==> flow/design.v <==
module tpumac
 #(parameter BITS_AB=8,
   parameter BITS_C=16)
  (
   input clk, rst_n, WrEn, en,
   input signed [BITS_AB-1:0] Ain,
   input signed [BITS_AB-1:0] Bin,
   input signed [BITS_C-1:0] Cin,
   output reg signed [BITS_AB-1:0] Aout,
   output reg signed [BITS_AB-1:0] Bout,
   output reg signed [BITS_C-1:0] Cout
  );
  reg signed [BITS_C-1:0] Mult;
  reg [BITS_C-1:0] Adder, CMux;
  assign Mult = Ain * Bin;
  assign Adder = Mult + Cout;
  assign CMux = WrEn ? Cin : Adder;
  always@(posedge clk, negedge rst_n) begin
	if (!rst_n) begin
		Aout <= '0;
		Bout <= '0;
		Cout <= '0;
	end
	else if (en) begin
		Aout <= Ain;
		Bout <= Bin;
		Cout <= CMux;
	end
  end
endmodule
From RTL to reports: tpumac. The steps from the RTL of tpumac to its reports follow in flow order. Lines are those of the file above, counted from 1. Library cell names are shortened. Not given: n/a

Top module: tpumac. Clock: clk. Standard-cell library: sky130hd. Timing corner: tt_025C_1v80.

Elaborated design. Counts by Yosys on the flattened word-level netlist (proc, flatten, opt, wreduce; memories kept). Register bits leave out memories and registers merged into their read ports (data or address); mux counts leave out enables and synchronous resets folded into registers. Print and check cells are left out. Cells with the same type and inputs are merged into one.

The entry for flip-flop bits (word level) reads 32. The figure for output and inout bits is 32. For word-level cells the number is 6. For input port bits the number is 36.

The entry for multiplexer cells reads 1. The figure for add/sub/neg operators is 1. Under $mul stands 1.

Operator list (number): multiplier 8 x 8 -> 16 bit (1); adder 16 bit (1); 2-to-1 mux 16 bit (1).

Longest topological paths. Depth = most cells in a row (Yosys ltp): at word level without a register or memory, in the mapped netlist without a sequential cell, where the memories' decode and read muxes count.

Word-level depth: 3. The entry for ABC_AREA reads 1. Gate-level depth with buffers: 24. For depth with buffers taken out the number is 23.

Netlist. The flow's flattened synthesis, as Yosys stat reports it; memories are mapped. The netlist is that of the ABC_AREA named above (0 if unset); the other value can give another one.

Cell types: fa_1 (number 71, area in all 1.42E+03 um^2); dfrtp_1 (number 32, area in all 800.768 um^2); nand2_1 (number 164, area in all 615.59 um^2); ha_1 (number 37, area in all 462.944 um^2); inv_1 (number 119, area in all 446.678 um^2); nor2_1 (number 33, area in all 123.869 um^2); nand3_1 (number 21, area in all 105.101 um^2); o21ai_0 (number 16, area in all 80.077 um^2); clkbuf_1 (number 21, area in all 78.826 um^2); a21oi_1 (number 10, area in all 50.048 um^2); xor2_1 (number 4, area in all 35.034 um^2); o22ai_1 (number 5, area in all 31.28 um^2); xnor2_1 (number 3, area in all 26.275 um^2); o211ai_1 (number 3, area in all 22.522 um^2); nand2_2 (number 3, area in all 18.768 um^2); a21oi_2 (number 2, area in all 17.517 um^2); buf_4 (number 2, area in all 15.014 um^2); inv_2 (number 4, area in all 15.014 um^2).

Other cell types: 14; their cells: 15.

Under flip-flop cells stands 32. For cell area after synthesis the number is 0.0044705 mm^2. Under mapped cells stands 565.

Timing after synthesis. Path of least setup slack by OpenSTA after synthesis, without wires, with an ideal clock, recovery checks aside; 20% of the period is set as input and as output delay. Where synthesis merged equal registers, the netlist keeps one of their names.

Path kind: in2reg. Start point: in Bin[0]. End point: reg Cout[11]. Under data required time stands 5135 ps. The entry for external input delay reads 1040 ps. For launch time at the first pin the number is 1040 ps. Library setup time: 65 ps. Under path slack stands 41 ps. Path delay: 4119 ps. The entry for clock period reads 5200 ps. The figure for data arrival time is 5094 ps. For stages the number is 17. The figure for synthesis period reached is 5159 ps.

"path delay" is the arrival time less input delay plus setup time. "stages": output pins that drive a net of the path, with the launching flip-flop's if there is one; two outputs of one cell count as two. "synthesis period reached" = period - worst setup slack (recovery checks aside). The figure is calculated, with input and output delays left at 20% of the set period. Between the ends stands the longest chain of elaborated cells between them, by number of cells; it is not shown to be the way that was timed. Of several equally long chains one is given. A line is the first line of the expression or statement that the cell stems from. Yosys adds cells for indexed reads and writes and turns some case tables into memories.

Cell sequence: clkbuf_1 -> nand2_1 -> inv_1 -> fa_1 -> fa_1 -> fa_1 -> fa_1 -> ha_1 -> ha_1 -> a21oi_1 -> nand2_2 -> a21oi_2 -> o21ai_1 -> or2_1 -> nand3_1 -> nand2_1 -> nand2_1. The figure for cells in the longest elaborated chain is 3. Under elaborated cells between the ends (all ways) stands 3. The entry for source lines of those cells reads 3. Those cells by class: 1 x add/sub; 1 x mul; 1 x mux.

RTL lines, path post-synthesis: from (decl) (RTL line 7) `input signed [BITS_AB-1:0] Bin,`; multiplier 8 x 8 -> 16 bit (RTL line 15) `assign Mult = Ain * Bin;`; adder 16 bit (RTL line 16) `assign Adder = Mult + Cout;`; 2-to-1 mux 16 bit (RTL line 17) `assign CMux = WrEn ? Cin : Adder;`; to (assign) (RTL line 22) `Cout <= '0;`; to (assign) (RTL line 27) `Cout <= CMux;`; to (decl) (RTL line 11) `output reg signed [BITS_C-1:0] Cout`.

Timing after layout. Path of least setup slack in the final report of stored run 1 (OpenROAD, finished layout, wires in). Where an end is a register, its clock arrival counts in the times. The path's times are printed in steps of 10 ps; the period is the one set.

Path kind: in2reg. Start point: in Bin[7]. End point: reg Cout[9]. Under data required time stands 5390 ps. The figure for data arrival time is 5220 ps. Under path slack stands 170 ps. For launch time at the first pin the number is 1040 ps. Library setup time: 110 ps. The entry for external input delay reads 1040 ps. The entry for clock period reads 5200 ps. For stages the number is 19.

Between the ends stands the longest chain of elaborated cells between them, by number of cells; it is not shown to be the way that was timed. Of several equally long chains one is given.

Cell sequence: dlygate4sd2_1 -> clkinv_2 -> or2_4 -> fa_1 -> fa_1 -> inv_1 -> fa_1 -> fa_1 -> fa_1 -> ha_4 -> nand2_4 -> inv_2 -> nand2_2 -> nand2_2 -> a21oi_4 -> xor2_1 -> nand2_1 -> o211ai_1 -> nand2_1. The figure for cells in the longest elaborated chain is 3. Under elaborated cells between the ends (all ways) stands 3. The entry for source lines of those cells reads 3. Those cells by class: 1 x add/sub; 1 x mul; 1 x mux.

RTL lines, path after layout: from (decl) (RTL line 7) `input signed [BITS_AB-1:0] Bin,`; multiplier 8 x 8 -> 16 bit (RTL line 15) `assign Mult = Ain * Bin;`; adder 16 bit (RTL line 16) `assign Adder = Mult + Cout;`; 2-to-1 mux 16 bit (RTL line 17) `assign CMux = WrEn ? Cin : Adder;`; to (assign) (RTL line 22) `Cout <= '0;`; to (assign) (RTL line 27) `Cout <= CMux;`; to (decl) (RTL line 11) `output reg signed [BITS_C-1:0] Cout`.

Settings and measured results of 3 stored flow runs for module tpumac (sky130hd), not sorted in any way. The constraints put input and output delay at 20% of the set period each and load the outputs with 0.01 pF. By "period reached" is meant the clock period of the run minus its worst setup slack. This is arithmetic on one report: input and output delays are still those of the set period (20% each). By "time of the worst setup path" is meant the share of the clock period that the worst setup path is allowed (20% is reserved at inputs, 20% at outputs), minus its slack. Clock arrival times at its registers enter into it. "time of the worst setup path" is known to 10 ps.

Files of stored run 1:
==> flow/run.sh <==
#!/bin/bash
# the make line also repeats the synthesis and layout settings of config.mk as NAME=value (left out here)
make -C /OpenROAD-flow-scripts/flow DESIGN_CONFIG=/design/flow/config.mk WORK_HOME=/design/flow/orfs CLKGATE_MAP_FILE= finish
==> flow/config.mk <==
export PLATFORM = sky130hd
export DESIGN_NAME = tpumac
export DESIGN_NICKNAME = tpumac
export VERILOG_FILES = /design/flow/design.v
export SDC_FILE = /design/flow/constraint.sdc
export NUM_CORES = 4
export LEC_CHECK = 0
export ABC_AREA = 1
export CAP_MARGIN = 20
export CORE_MARGIN = 10
export CORE_UTILIZATION = 40
export CTS_CLUSTER_SIZE = 20
export GPL_ROUTABILITY_DRIVEN = 1
export PLACE_DENSITY_LB_ADDON = 0.12
export SLEW_MARGIN = 20
export TNS_END_PERCENT = 60
==> flow/constraint.sdc <==
create_clock -name core_clock -period 5.2 [get_ports {clk}]
set_input_delay 1.0400 -clock core_clock [delete_from_list [all_inputs] [get_ports {clk}]]
set_output_delay 1.0400 -clock core_clock [all_outputs]
set_load 0.01 [all_outputs]

Results of stored run 1. The mapped cell area after synthesis reads 0.0044705 mm^2. The die outline area comes to 0.0158055 mm^2. The utilization in the final report is 0.537. The measured worst setup slack after layout is 168 ps. The setup total negative slack stands at 0 ps. The lowest hold slack stands at 474 ps. The period reached comes to 5032 ps. For the time of the worst setup path the run shows 3990 ps. Type of the worst setup path: in2reg.

Files of stored run 2:
==> flow/run.sh <==
#!/bin/bash
# the make line also repeats the synthesis and layout settings of config.mk as NAME=value (left out here)
make -C /OpenROAD-flow-scripts/flow DESIGN_CONFIG=/design/flow/config.mk WORK_HOME=/design/flow/orfs CLKGATE_MAP_FILE= finish
==> flow/config.mk <==
export PLATFORM = sky130hd
export DESIGN_NAME = tpumac
export DESIGN_NICKNAME = tpumac
export VERILOG_FILES = /design/flow/design.v
export SDC_FILE = /design/flow/constraint.sdc
export NUM_CORES = 4
export LEC_CHECK = 0
export CAP_MARGIN = 20
export CORE_MARGIN = 2
export CORE_UTILIZATION = 30
export CTS_CLUSTER_DIAMETER = 297
export SLEW_MARGIN = 20
==> flow/constraint.sdc <==
create_clock -name core_clock -period 3.67 [get_ports {clk}]
set_input_delay 0.7340 -clock core_clock [delete_from_list [all_inputs] [get_ports {clk}]]
set_output_delay 0.7340 -clock core_clock [all_outputs]
set_load 0.01 [all_outputs]

Results of stored run 2. The mapped cell area after synthesis reads 0.0041828 mm^2. The die outline area comes to 0.0149035 mm^2. The utilization in the final report is 0.445. The measured worst setup slack after layout is -954 ps. The setup total negative slack stands at -7715 ps. The lowest hold slack stands at 507 ps. The period reached comes to 4624 ps. For the time of the worst setup path the run shows 3890 ps. Type of the worst setup path: in2reg.

Files of stored run 3:
==> flow/run.sh <==
#!/bin/bash
# the make line also repeats the synthesis and layout settings of config.mk as NAME=value (left out here)
make -C /OpenROAD-flow-scripts/flow DESIGN_CONFIG=/design/flow/config.mk WORK_HOME=/design/flow/orfs CLKGATE_MAP_FILE= finish
==> flow/config.mk <==
export PLATFORM = sky130hd
export DESIGN_NAME = tpumac
export DESIGN_NICKNAME = tpumac
export VERILOG_FILES = /design/flow/design.v
export SDC_FILE = /design/flow/constraint.sdc
export NUM_CORES = 4
export LEC_CHECK = 0
export ABC_AREA = 1
export CAP_MARGIN = 25
export CELL_PAD_IN_SITES_DETAIL_PLACEMENT = 1
export CORE_MARGIN = 2
export CORE_UTILIZATION = 45
export GPL_ROUTABILITY_DRIVEN = 0
export GPL_TIMING_DRIVEN = 0
export PLACE_DENSITY = 0.81
export SLEW_MARGIN = 40
export TNS_END_PERCENT = 60
==> flow/constraint.sdc <==
create_clock -name core_clock -period 9.11 [get_ports {clk}]
set_input_delay 1.8220 -clock core_clock [delete_from_list [all_inputs] [get_ports {clk}]]
set_output_delay 1.8220 -clock core_clock [all_outputs]
set_load 0.01 [all_outputs]

Results of stored run 3. The mapped cell area after synthesis reads 0.0044705 mm^2. The die outline area comes to 0.0107475 mm^2. The utilization in the final report is 0.542. The measured worst setup slack after layout is 2129 ps. The setup total negative slack stands at 0 ps. The lowest hold slack stands at 480 ps. The period reached comes to 6981 ps. For the time of the worst setup path the run shows 5160 ps. Type of the worst setup path: in2reg.
